==> flow/design.v <==
module abs_difference
#(parameter WIDTH = 8)
(ori, can, abs);
	input [WIDTH-1:0] ori, can;
	wire signed[WIDTH:0] neg1, neg2;
	output  [WIDTH-1:0] abs;
	assign neg1 = ori - can;
	assign neg2 = can - ori;
	assign abs = (neg1 < 0)? neg2[7:0] : neg1[7:0];
endmodule	
module SAD_4x8
#(parameter WIDTH = 8)
(
	input clk, rst, en,
	input [WIDTH-1:0]
		ori_0,
		ori_1,
		ori_2,
		ori_3,
		ori_4,
		ori_5,
		ori_6,
		ori_7,
		ori_8,
		ori_9,
		ori_10,
		ori_11,
		ori_12,
		ori_13,
		ori_14,
		ori_15,
		ori_16,
		ori_17,
		ori_18,
		ori_19,
		ori_20,
		ori_21,
		ori_22,
		ori_23,
		ori_24,
		ori_25,
		ori_26,
		ori_27,
		ori_28,
		ori_29,
		ori_30,
		ori_31,
		can_0,
		can_1,
		can_2,
		can_3,
		can_4,
		can_5,
		can_6,
		can_7,
		can_8,
		can_9,
		can_10,
		can_11,
		can_12,
		can_13,
		can_14,
		can_15,
		can_16,
		can_17,
		can_18,
		can_19,
		can_20,
		can_21,
		can_22,
		can_23,
		can_24,
		can_25,
		can_26,
		can_27,
		can_28,
		can_29,
		can_30,
		can_31,
	output [WIDTH+4:0] out_sad
 );
	reg [WIDTH-1:0] reg_ori_0,
					reg_ori_1,
					reg_ori_2,
					reg_ori_3,
					reg_ori_4,
					reg_ori_5,
					reg_ori_6,
					reg_ori_7,
					reg_ori_8,
					reg_ori_9,
					reg_ori_10,
					reg_ori_11,
					reg_ori_12,
					reg_ori_13,
					reg_ori_14,
					reg_ori_15,
					reg_ori_16,
					reg_ori_17,
					reg_ori_18,
					reg_ori_19,
					reg_ori_20,
					reg_ori_21,
					reg_ori_22,
					reg_ori_23,
					reg_ori_24,
					reg_ori_25,
					reg_ori_26,
					reg_ori_27,
					reg_ori_28,
					reg_ori_29,
					reg_ori_30,
					reg_ori_31,
					reg_can_0,
					reg_can_1,
					reg_can_2,
					reg_can_3,
					reg_can_4,
					reg_can_5,
					reg_can_6,
					reg_can_7,
					reg_can_8,
					reg_can_9,
					reg_can_10,
					reg_can_11,
					reg_can_12,
					reg_can_13,
					reg_can_14,
					reg_can_15,
					reg_can_16,
					reg_can_17,
					reg_can_18,
					reg_can_19,
					reg_can_20,
					reg_can_21,
					reg_can_22,
					reg_can_23,
					reg_can_24,
					reg_can_25,
					reg_can_26,
					reg_can_27,
					reg_can_28,
					reg_can_29,
					reg_can_30,
					reg_can_31;
	reg [WIDTH+1:0] reg_sum_0,
					reg_sum_1,
					reg_sum_2,
					reg_sum_3,
					reg_sum_4,
					reg_sum_5,
					reg_sum_6,
					reg_sum_7;
	reg [WIDTH+4:0] reg_total_sum;
	reg reg_en;
	wire [WIDTH+1:0] sum_0,
					 sum_1,
					 sum_2,
					 sum_3,
					 sum_4,
					 sum_5,
					 sum_6,
					 sum_7;
	wire [WIDTH-1:0] abs_diff_0,
					 abs_diff_1,
					 abs_diff_2,
					 abs_diff_3,
					 abs_diff_4,
					 abs_diff_5,
					 abs_diff_6,
					 abs_diff_7,
					 abs_diff_8,
					 abs_diff_9,
		 			 abs_diff_10,
		 			 abs_diff_11,
		 			 abs_diff_12,
		 			 abs_diff_13,
					 abs_diff_14,
					 abs_diff_15,
					 abs_diff_16,
					 abs_diff_17,
					 abs_diff_18,
					 abs_diff_19,
					 abs_diff_20,
					 abs_diff_21,
					 abs_diff_22,
					 abs_diff_23,
					 abs_diff_24,
					 abs_diff_25,
					 abs_diff_26,
					 abs_diff_27,
					 abs_diff_28,
					 abs_diff_29,
					 abs_diff_30,
					 abs_diff_31;
	always @(posedge clk)
	begin
		if(rst)
		begin
			reg_ori_0 <= 0;
			reg_ori_1 <= 0;
			reg_ori_2 <= 0;
			reg_ori_3 <= 0;
			reg_ori_4 <= 0;
			reg_ori_5 <= 0;
			reg_ori_6 <= 0;
			reg_ori_7 <= 0;
			reg_ori_8 <= 0;
			reg_ori_9 <= 0;
			reg_ori_10 <= 0;
			reg_ori_11 <= 0;
			reg_ori_12 <= 0;
			reg_ori_13 <= 0;
			reg_ori_14 <= 0;
			reg_ori_15 <= 0;
			reg_ori_16 <= 0;
			reg_ori_17 <= 0;
			reg_ori_18 <= 0;
			reg_ori_19 <= 0;
			reg_ori_20 <= 0;
			reg_ori_21 <= 0;
			reg_ori_22 <= 0;
			reg_ori_23 <= 0;
			reg_ori_24 <= 0;
			reg_ori_25 <= 0;
			reg_ori_26 <= 0;
			reg_ori_27 <= 0;
			reg_ori_28 <= 0;
			reg_ori_29 <= 0;
			reg_ori_30 <= 0;
			reg_ori_31 <= 0;
			reg_can_0 <= 0;
			reg_can_1 <= 0;
			reg_can_2 <= 0;
			reg_can_3 <= 0;
			reg_can_4 <= 0;
			reg_can_5 <= 0;
			reg_can_6 <= 0;
			reg_can_7 <= 0;
			reg_can_8 <= 0;
			reg_can_9 <= 0;
			reg_can_10 <= 0;
			reg_can_11 <= 0;
			reg_can_12 <= 0;
			reg_can_13 <= 0;
			reg_can_14 <= 0;
			reg_can_15 <= 0;
			reg_can_16 <= 0;
			reg_can_17 <= 0;
			reg_can_18 <= 0;
			reg_can_19 <= 0;
			reg_can_20 <= 0;
			reg_can_21 <= 0;
			reg_can_22 <= 0;
			reg_can_23 <= 0;
			reg_can_24 <= 0;
			reg_can_25 <= 0;
			reg_can_26 <= 0;
			reg_can_27 <= 0;
			reg_can_28 <= 0;
			reg_can_29 <= 0;
			reg_can_30 <= 0;
			reg_can_31 <= 0;
			reg_en <= 0;			
		end
		else
		begin
			if(en)
			begin
				reg_ori_0 <= ori_0;
				reg_ori_1 <= ori_1;
				reg_ori_2 <= ori_2;
				reg_ori_3 <= ori_3;
				reg_ori_4 <= ori_4;
				reg_ori_5 <= ori_5;
				reg_ori_6 <= ori_6;
				reg_ori_7 <= ori_7;
				reg_ori_8 <= ori_8;
				reg_ori_9 <= ori_9;
				reg_ori_10 <= ori_10;
				reg_ori_11 <= ori_11;
				reg_ori_12 <= ori_12;
				reg_ori_13 <= ori_13;
				reg_ori_14 <= ori_14;
				reg_ori_15 <= ori_15;
				reg_ori_16 <= ori_16;
				reg_ori_17 <= ori_17;
				reg_ori_18 <= ori_18;
				reg_ori_19 <= ori_19;
				reg_ori_20 <= ori_20;
				reg_ori_21 <= ori_21;
				reg_ori_22 <= ori_22;
				reg_ori_23 <= ori_23;
				reg_ori_24 <= ori_24;
				reg_ori_25 <= ori_25;
				reg_ori_26 <= ori_26;
				reg_ori_27 <= ori_27;
				reg_ori_28 <= ori_28;
				reg_ori_29 <= ori_29;
				reg_ori_30 <= ori_30;
				reg_ori_31 <= ori_31;
				reg_can_0 <= can_0;
				reg_can_1 <= can_1;
				reg_can_2 <= can_2;
				reg_can_3 <= can_3;
				reg_can_4 <= can_4;
				reg_can_5 <= can_5;
				reg_can_6 <= can_6;
				reg_can_7 <= can_7;
				reg_can_8 <= can_8;
				reg_can_9 <= can_9;
				reg_can_10 <= can_10;
				reg_can_11 <= can_11;
				reg_can_12 <= can_12;
				reg_can_13 <= can_13;
				reg_can_14 <= can_14;
				reg_can_15 <= can_15;
				reg_can_16 <= can_16;
				reg_can_17 <= can_17;
				reg_can_18 <= can_18;
				reg_can_19 <= can_19;
				reg_can_20 <= can_20;
				reg_can_21 <= can_21;
				reg_can_22 <= can_22;
				reg_can_23 <= can_23;
				reg_can_24 <= can_24;
				reg_can_25 <= can_25;
				reg_can_26 <= can_26;
				reg_can_27 <= can_27;
				reg_can_28 <= can_28;
				reg_can_29 <= can_29;
				reg_can_30 <= can_30;
				reg_can_31 <= can_31;
			end
			reg_en <= en;
		end
	end
	abs_difference #(WIDTH) b_abs_diff_0 (reg_ori_0, reg_can_0, abs_diff_0);
	abs_difference #(WIDTH) b_abs_diff_1 (reg_ori_1, reg_can_1, abs_diff_1);
	abs_difference #(WIDTH) b_abs_diff_2 (reg_ori_2, reg_can_2, abs_diff_2);
	abs_difference #(WIDTH) b_abs_diff_3 (reg_ori_3, reg_can_3, abs_diff_3);
	abs_difference #(WIDTH) b_abs_diff_4 (reg_ori_4, reg_can_4, abs_diff_4);
	abs_difference #(WIDTH) b_abs_diff_5 (reg_ori_5, reg_can_5, abs_diff_5);
	abs_difference #(WIDTH) b_abs_diff_6 (reg_ori_6, reg_can_6, abs_diff_6);
	abs_difference #(WIDTH) b_abs_diff_7 (reg_ori_7, reg_can_7, abs_diff_7);
	abs_difference #(WIDTH) b_abs_diff_8 (reg_ori_8, reg_can_8, abs_diff_8);
	abs_difference #(WIDTH) b_abs_diff_9 (reg_ori_9, reg_can_9, abs_diff_9);
	abs_difference #(WIDTH) b_abs_diff_10 (reg_ori_10, reg_can_10, abs_diff_10);
	abs_difference #(WIDTH) b_abs_diff_11 (reg_ori_11, reg_can_11, abs_diff_11);
	abs_difference #(WIDTH) b_abs_diff_12 (reg_ori_12, reg_can_12, abs_diff_12);
	abs_difference #(WIDTH) b_abs_diff_13 (reg_ori_13, reg_can_13, abs_diff_13);
	abs_difference #(WIDTH) b_abs_diff_14 (reg_ori_14, reg_can_14, abs_diff_14);
	abs_difference #(WIDTH) b_abs_diff_15 (reg_ori_15, reg_can_15, abs_diff_15);
	abs_difference #(WIDTH) b_abs_diff_16 (reg_ori_16, reg_can_16, abs_diff_16);
	abs_difference #(WIDTH) b_abs_diff_17 (reg_ori_17, reg_can_17, abs_diff_17);
	abs_difference #(WIDTH) b_abs_diff_18 (reg_ori_18, reg_can_18, abs_diff_18);
	abs_difference #(WIDTH) b_abs_diff_19 (reg_ori_19, reg_can_19, abs_diff_19);
	abs_difference #(WIDTH) b_abs_diff_20 (reg_ori_20, reg_can_20, abs_diff_20);
	abs_difference #(WIDTH) b_abs_diff_21 (reg_ori_21, reg_can_21, abs_diff_21);
	abs_difference #(WIDTH) b_abs_diff_22 (reg_ori_22, reg_can_22, abs_diff_22);
	abs_difference #(WIDTH) b_abs_diff_23 (reg_ori_23, reg_can_23, abs_diff_23);
	abs_difference #(WIDTH) b_abs_diff_24 (reg_ori_24, reg_can_24, abs_diff_24);
	abs_difference #(WIDTH) b_abs_diff_25 (reg_ori_25, reg_can_25, abs_diff_25);
	abs_difference #(WIDTH) b_abs_diff_26 (reg_ori_26, reg_can_26, abs_diff_26);
	abs_difference #(WIDTH) b_abs_diff_27 (reg_ori_27, reg_can_27, abs_diff_27);
	abs_difference #(WIDTH) b_abs_diff_28 (reg_ori_28, reg_can_28, abs_diff_28);
	abs_difference #(WIDTH) b_abs_diff_29 (reg_ori_29, reg_can_29, abs_diff_29);
	abs_difference #(WIDTH) b_abs_diff_30 (reg_ori_30, reg_can_30, abs_diff_30);
	abs_difference #(WIDTH) b_abs_diff_31 (reg_ori_31, reg_can_31, abs_diff_31);
	assign sum_0 = abs_diff_0 +
				   abs_diff_1 +
				   abs_diff_2 +
				   abs_diff_3;
	assign sum_1 = abs_diff_4 +
				   abs_diff_5 +
				   abs_diff_6 +
				   abs_diff_7;
	assign sum_2 = abs_diff_8 +
				   abs_diff_9 +
				   abs_diff_10 +
				   abs_diff_11;
    assign sum_3 = abs_diff_12 +
				   abs_diff_13 +
				   abs_diff_14 +
				   abs_diff_15;
	assign sum_4 = abs_diff_16 +
				   abs_diff_17 +
				   abs_diff_18 +
				   abs_diff_19;
	assign sum_5 = abs_diff_20 +
				   abs_diff_21 +
				   abs_diff_22 +
				   abs_diff_23;
	assign sum_6 = abs_diff_24 +
				   abs_diff_25 +
				   abs_diff_26 +
				   abs_diff_27;
	assign sum_7 = abs_diff_28 +
				   abs_diff_29 +
				   abs_diff_30 +
				   abs_diff_31;
	always @(posedge clk)
	begin
		if(rst)
		begin
			reg_sum_0 <= 0;
			reg_sum_1 <= 0;
			reg_sum_2 <= 0;
			reg_sum_3 <= 0;
			reg_sum_4 <= 0;
			reg_sum_5 <= 0;
			reg_sum_6 <= 0;
			reg_sum_7 <= 0;
		end
		else
		begin
			reg_sum_0 <= sum_0;
			reg_sum_1 <= sum_1;
			reg_sum_2 <= sum_2;
			reg_sum_3 <= sum_3;
			reg_sum_4 <= sum_4;
			reg_sum_5 <= sum_5;
			reg_sum_6 <= sum_6;
			reg_sum_7 <= sum_7;
		end
	end
	always @(posedge clk)
	begin
		if(rst)
		begin
			reg_total_sum <= 0;
		end
		else
		begin
			if(reg_en)
				reg_total_sum <= reg_sum_0 +
								 reg_sum_1 +
								 reg_sum_2 +
								 reg_sum_3 +
								 reg_sum_4 +
								 reg_sum_5 +
								 reg_sum_6 +
								 reg_sum_7;
		end
	end
	assign out_sad = reg_total_sum;
endmodule
module control
(
	input  clk, rst, init, finish, ack,
 	output en, done, rst_sad
);
	reg [3:0] state;
	reg reg_en, reg_done, reg_rst_sad;
	parameter INIT = 0, CALC = 1, WAIT = 2, DONE = 3;
	always @(state)
	begin
		case(state)
			INIT:
			begin
				reg_rst_sad = 1;
				reg_done = 0;
				reg_en = 0;
			end
			CALC:
			begin
				reg_rst_sad = 0;
				reg_done = 0;
				reg_en = 1;
			end
			WAIT:
			begin
				reg_rst_sad = 0;
				reg_done = 0;
				reg_en = 1;
			end
			DONE:
			begin
				reg_rst_sad = 0;
				reg_done = 1;
				reg_en = 0;
			end
			default:
			begin
				reg_rst_sad = 1;
				reg_done = 0;
				reg_en = 0;
			end
		endcase
	end
	always @(posedge clk or posedge rst)
	begin
		if(rst)
			state <= INIT;
		else
		begin
			case(state)
				INIT:
				begin
					if(init)
						state <= CALC;
					else
						state <= INIT;
				end
				CALC:
				begin
					if(init)
						state <= CALC;
					else
						state <= WAIT;
				end
				WAIT:
				begin
					if(finish)
						state <= DONE;
					else
						state <= WAIT;
				end
				DONE:
				begin
					if(ack)
						state <= INIT;
					else
						state <= DONE;
				end
			endcase
		end
	end
	assign rst_sad = reg_rst_sad;
	assign en = reg_en;
	assign done = reg_done;
endmodule
module top_level
#(parameter WIDTH = 8)
(
	input clk, rst, init, finish, ack,
	input [WIDTH-1:0]
		ori_0,
		ori_1,
		ori_2,
		ori_3,
		ori_4,
		ori_5,
		ori_6,
		ori_7,
		ori_8,
		ori_9,
		ori_10,
		ori_11,
		ori_12,
		ori_13,
		ori_14,
		ori_15,
		ori_16,
		ori_17,
		ori_18,
		ori_19,
		ori_20,
		ori_21,
		ori_22,
		ori_23,
		ori_24,
		ori_25,
		ori_26,
		ori_27,
		ori_28,
		ori_29,
		ori_30,
		ori_31,
		can_0,
		can_1,
		can_2,
		can_3,
		can_4,
		can_5,
		can_6,
		can_7,
		can_8,
		can_9,
		can_10,
		can_11,
		can_12,
		can_13,
		can_14,
		can_15,
		can_16,
		can_17,
		can_18,
		can_19,
		can_20,
		can_21,
		can_22,
		can_23,
		can_24,
		can_25,
		can_26,
		can_27,
		can_28,
		can_29,
		can_30,
		can_31,
	output done,
	output [WIDTH+4:0] out_sad
	);
	reg [WIDTH-1:0] reg_ori_0,
					reg_ori_1,
					reg_ori_2,
					reg_ori_3,
					reg_ori_4,
					reg_ori_5,
					reg_ori_6,
					reg_ori_7,
					reg_ori_8,
					reg_ori_9,
					reg_ori_10,
					reg_ori_11,
					reg_ori_12,
					reg_ori_13,
					reg_ori_14,
					reg_ori_15,
					reg_ori_16,
					reg_ori_17,
					reg_ori_18,
					reg_ori_19,
					reg_ori_20,
					reg_ori_21,
					reg_ori_22,
					reg_ori_23,
					reg_ori_24,
					reg_ori_25,
					reg_ori_26,
					reg_ori_27,
					reg_ori_28,
					reg_ori_29,
					reg_ori_30,
					reg_ori_31,
					reg_can_0,
					reg_can_1,
					reg_can_2,
					reg_can_3,
					reg_can_4,
					reg_can_5,
					reg_can_6,
					reg_can_7,
					reg_can_8,
					reg_can_9,
					reg_can_10,
					reg_can_11,
					reg_can_12,
					reg_can_13,
					reg_can_14,
					reg_can_15,
					reg_can_16,
					reg_can_17,
					reg_can_18,
					reg_can_19,
					reg_can_20,
					reg_can_21,
					reg_can_22,
					reg_can_23,
					reg_can_24,
					reg_can_25,
					reg_can_26,
					reg_can_27,
					reg_can_28,
					reg_can_29,
					reg_can_30,
					reg_can_31;
	wire rst_regs, en;
	control b_control(
		.clk(clk),
		.rst(rst),
		.init(init),
		.finish(finish),
		.ack(ack),
		.en(en),
		.done(done),
		.rst_sad(rst_regs)
		);
	SAD_4x8 b_SAD_4x8(
		.clk(clk),
		.rst(rst_regs),
		.en(en),
		.ori_0(ori_0),
		.ori_1(ori_1),
		.ori_2(ori_2),
		.ori_3(ori_3),
		.ori_4(ori_4),
		.ori_5(ori_5),
		.ori_6(ori_6),
		.ori_7(ori_7),
		.ori_8(ori_8),
		.ori_9(ori_9),
		.ori_10(ori_10),
		.ori_11(ori_11),
		.ori_12(ori_12),
		.ori_13(ori_13),
		.ori_14(ori_14),
		.ori_15(ori_15),
		.ori_16(ori_16),
		.ori_17(ori_17),
		.ori_18(ori_18),
		.ori_19(ori_19),
		.ori_20(ori_20),
		.ori_21(ori_21),
		.ori_22(ori_22),
		.ori_23(ori_23),
		.ori_24(ori_24),
		.ori_25(ori_25),
		.ori_26(ori_26),
		.ori_27(ori_27),
		.ori_28(ori_28),
		.ori_29(ori_29),
		.ori_30(ori_30),
		.ori_31(ori_31),
		.can_0(can_0),
		.can_1(can_1),
		.can_2(can_2),
		.can_3(can_3),
		.can_4(can_4),
		.can_5(can_5),
		.can_6(can_6),
		.can_7(can_7),
		.can_8(can_8),
		.can_9(can_9),
		.can_10(can_10),
		.can_11(can_11),
		.can_12(can_12),
		.can_13(can_13),
		.can_14(can_14),
		.can_15(can_15),
		.can_16(can_16),
		.can_17(can_17),
		.can_18(can_18),
		.can_19(can_19),
		.can_20(can_20),
		.can_21(can_21),
		.can_22(can_22),
		.can_23(can_23),
		.can_24(can_24),
		.can_25(can_25),
		.can_26(can_26),
		.can_27(can_27),
		.can_28(can_28),
		.can_29(can_29),
		.can_30(can_30),
		.can_31(can_31),
		.out_sad(out_sad)
		);
endmodule
* Tool chain data of top_level
The steps from the RTL of top_level to its reports follow in flow order. Lines are those of the file above, counted from 1. Operators carry their Yosys type and port widths (W data, S select, Z words). Library cell names are shortened. A cell with n/a has no value.
Inputs: top top_level, clock clk, library sky130hd, library corner tt_025C_1v80

* After elaboration
Yosys after proc, flatten, opt, wreduce and memory -nomap, before mapping. Memory bits, and registers merged into a memory's read port (data or address), are not among the register bits. Print and check cells are not counted. Equal cells are merged and count once.
Storage and ports: bits in registers 610, bits of input ports 517, output and inout bits 14, cells after elaboration 248
Operators by class: eq/ne operators 3, $add $sub $neg 95, reductions and logical operators 4, multiplexer cells 39, $lt $le $gt $ge 32
Operator list (number):
- $sub A8 B8 Y9 | 32
- $lt A9 B1 Y1 const B | 32
- $sub A8 B8 Y8 | 32
- $mux W8 | 32
- $add A10 B8 Y10 | 16
- $add A13 B10 Y13 | 6
- $add A8 B8 Y9 | 8
- $pmux W4 S4 | 1
- $add A10 B10 Y11 | 1
- $eq A4 B2 Y1 const B | 2
- $eq A4 B1 Y1 const B | 1
- $logic_not A4 Y1 | 1
- $reduce_bool A4 Y1 | 1
- $mux W2 | 2
- $mux W1 | 4
- $reduce_or A3 Y1 | 1
- $reduce_or A2 Y1 | 1

* Logic depth
Depth = most cells in a row (Yosys ltp): at word level without a register or memory, in the mapped netlist without a sequential cell, where the memories' decode and read muxes count.
Depth: depth in word-level cells 7, ABC_AREA 0, depth in mapped cells 24, gate-level depth less buffers 24

* After synthesis
Source: synth_stat.txt of the flow (Yosys; design flattened, memories mapped). It holds for the ABC_AREA given above (unset counts as 0); a run with the other value may have another netlist. The area totals of this step are shown rounded.
Cells by type:
- dfxtp_1 | number 606, total area 1.21E+04 µm²
- ha_1 | number 635, total area 7945.12 µm²
- fa_1 | number 193, total area 3.86E+03 µm²
- o31ai_1 | number 512, total area 3.84E+03 µm²
- inv_1 | number 885, total area 3.32E+03 µm²
- nand2_1 | number 692, total area 2.6E+03 µm²
- a21oi_1 | number 315, total area 1.58E+03 µm²
- mux2i_1 | number 109, total area 1.09E+03 µm²
- xor2_1 | number 121, total area 1.06E+03 µm²
- clkbuf_1 | number 272, total area 1.02E+03 µm²
- xnor2_1 | number 117, total area 1.02E+03 µm²
- nor2_1 | number 230, total area 863.328 µm²
- a21o_1 | number 107, total area 803.27 µm²
- o21ai_0 | number 141, total area 705.677 µm²
- nand3_1 | number 124, total area 620.595 µm²
- nand4_1 | number 93, total area 581.808 µm²
- o21a_1 | number 77, total area 578.054 µm²
- o21bai_1 | number 68, total area 510.49 µm²
Not listed: further types 63, cells in them 821.
Mapped netlist: buffers 308, mapped flip-flops 610, mapped cells 6118, cell area after synthesis 0.0507 mm², sequential part of the area 0.0122 mm²
By module: a second synthesis without flattening, with its own total; a netlist apart from the flattened one above.
Second synthesis, totals: cell total of the unflattened synthesis 5254, area total of the unflattened synthesis 0.0483 mm²
Each row is one instance without its submodules.
Modules:
- SAD_4x8 | times used 1, cells 2517, seq. area 0.0121 mm², area 0.0271 mm²
- abs_difference #(WIDTH=8) | times used 32, cells 85, seq. area 0 mm², area 0.000656 mm²
- control | times used 1, cells 17, seq. area 0.000101 mm², area 0.000166 mm²
- top_level | times used 1, cells 0, seq. area 0 mm², area 0 mm²

* Path before layout
Source: OpenSTA report_checks on the synthesized netlist (no wires, ideal clock, input and output delay 20% of the period each), path of least setup slack; recovery checks are left aside. Register names are those of the netlist, which keeps one name where synthesis merged equal registers.
Timing path after synthesis: path type register to register, start register b_SAD_4x8.reg_sum_1[0], end register b_SAD_4x8.reg_total_sum[12], required time 5722 ps, time at the first pin 0 ps, path buffers 0, stages on the path 22, path slack 367 ps, setup time 78 ps, data arrival time 5355 ps, path delay 5433 ps, clock period 5800 ps, synthesis period reached 5433 ps
"path delay" = arrival - input delay + setup time. "stages on the path" counts driving pins, that of a launching flip-flop among them; a cell with two outputs on the path counts twice. "synthesis period reached" is the clock period less the worst setup slack; recovery checks do not enter. This is arithmetic on one report: input and output delays are still those of the set period (20% each). The rows between start and end are the longest chain of elaborated cells between them; the timing report does not say that the signal goes this way. Where chains are equally long, one stands for them. A line is the first line of the expression or statement that the cell stems from. Yosys adds cells for indexed reads and writes and turns some case tables into memories.
On the way, after synthesis: cells stage by stage dfxtp_1 -> ha_1 -> fa_1 -> a21o_1 -> a21oi_1 -> nor2b_1 -> o21a_1 -> o41ai_1 -> xnor2_1 -> fa_1 -> inv_1 -> fa_1 -> fa_1 -> fa_1 -> inv_1 -> ha_1 -> a21o_1 -> a21o_1 -> a221oi_1 -> o21ai_0 -> and3_1 -> nor3_1, length of the longest elaborated chain 7, elaborated cells between the ends (all ways) 7, source lines of those cells 1, classes of those cells add/sub (7)
RTL lines, path after synthesis:
- start: declaration | RTL line 147 | reg_sum_1,
- start: assignment | RTL line 407 | reg_sum_1 <= 0;
- start: assignment | RTL line 418 | reg_sum_1 <= sum_1;
- $add A10 B10 Y11 | RTL line 436 | reg_total_sum <= reg_sum_0 +
- $add A13 B10 Y13 (6 in a row) | RTL line 436
- end: assignment | RTL line 431 | reg_total_sum <= 0;
- end: assignment | RTL line 436
- end: declaration | RTL line 154 | reg [WIDTH+4:0] reg_total_sum;

* Path in the finished layout
From the final timing report of stored run 3: the path of least setup slack in the routed layout; clock arrival at registers is part of the times. The report prints the path's times to 10 ps; the period is as set.
Timing path post-layout: path type register to register, start register b_SAD_4x8.reg_sum_1[1], end register b_SAD_4x8.reg_total_sum[12], setup time 70 ps, time at the first pin 660 ps, required time 6390 ps, path buffers 0, path slack 320 ps, clock period 5800 ps, stages on the path 21, data arrival time 6070 ps
The rows between start and end are the longest chain of elaborated cells between them; the timing report does not say that the signal goes this way. Where chains are equally long, one stands for them.
On the way, post-layout: cells stage by stage dfxtp_2 -> ha_1 -> a21o_1 -> a21oi_2 -> o21ai_1 -> or4_4 -> a2111o_1 -> o211ai_1 -> fa_1 -> inv_1 -> fa_1 -> fa_1 -> fa_1 -> inv_1 -> ha_1 -> a21o_1 -> a21o_1 -> a221oi_2 -> o21ai_1 -> and3_1 -> nor3_2, length of the longest elaborated chain 7, elaborated cells between the ends (all ways) 7, source lines of those cells 1, classes of those cells add/sub (7)
RTL lines, path post-layout:
- start: declaration | RTL line 147 | reg_sum_1,
- start: assignment | RTL line 407 | reg_sum_1 <= 0;
- start: assignment | RTL line 418 | reg_sum_1 <= sum_1;
- $add A10 B10 Y11 | RTL line 436 | reg_total_sum <= reg_sum_0 +
- $add A13 B10 Y13 (6 in a row) | RTL line 436
- end: assignment | RTL line 431 | reg_total_sum <= 0;
- end: assignment | RTL line 436
- end: declaration | RTL line 154 | reg [WIDTH+4:0] reg_total_sum;

Wiki page: top_level / flow data

top_level through Yosys and OpenROAD on sky130hd: 4 stored runs, unordered, with their settings and measured results. The constraints put input and output delay at 20% of the set period each and load the outputs with 0.01 pF.
"achieved period" means the clock period less the worst setup slack. The figure is calculated, with input and output delays left at 20% of the set period.
The results are shown rounded.

* Stored run 1 | settings: CELL_PAD_IN_SITES_DETAIL_PLACEMENT 0; CELL_PAD_IN_SITES_GLOBAL_PLACEMENT 3; CORE_UTILIZATION 49; GPL_ROUTABILITY_DRIVEN 0; MAX_ROUTING_LAYER met5; PLACE_DENSITY_LB_ADDON 0.28; SLEW_MARGIN 25; period_ns 4.6; CAP_MARGIN 20; CORE_MARGIN 2 | not finished: placement ended with error FLW-0024
* Stored run 2 | settings: CAP_MARGIN 0; CELL_PAD_IN_SITES_DETAIL_PLACEMENT 2; CELL_PAD_IN_SITES_GLOBAL_PLACEMENT 1; CORE_UTILIZATION 55; GPL_ROUTABILITY_DRIVEN 1; HOLD_SLACK_MARGIN 0.25; PLACE_DENSITY_LB_ADDON 0.14; SETUP_SLACK_MARGIN 0.08; period_ns 3.74; CORE_MARGIN 2; SLEW_MARGIN 20 | not finished: placement ended with a tool error
* Stored run 3 | settings: CORE_ASPECT_RATIO 1.25; CORE_MARGIN 7; CORE_UTILIZATION 40; SETUP_SLACK_MARGIN 0.12; period_ns 5.8; CAP_MARGIN 20; SLEW_MARGIN 20 | results: area inside the die boundary 0.137 mm²; post-layout utilization 47.8 %; achieved period 5483 ps; final worst hold slack 467 ps; lowest setup slack 317 ps; area of the synthesized netlist 0.0507 mm²
* Stored run 4 | settings: CORE_UTILIZATION 40; period_ns 5.8; CAP_MARGIN 20; CORE_MARGIN 2; SLEW_MARGIN 20 | results: achieved period 5536 ps; post-layout utilization 47.6 %; area inside the die boundary 0.13 mm²; area of the synthesized netlist 0.0507 mm²; lowest setup slack 264 ps; final worst hold slack 465 ps
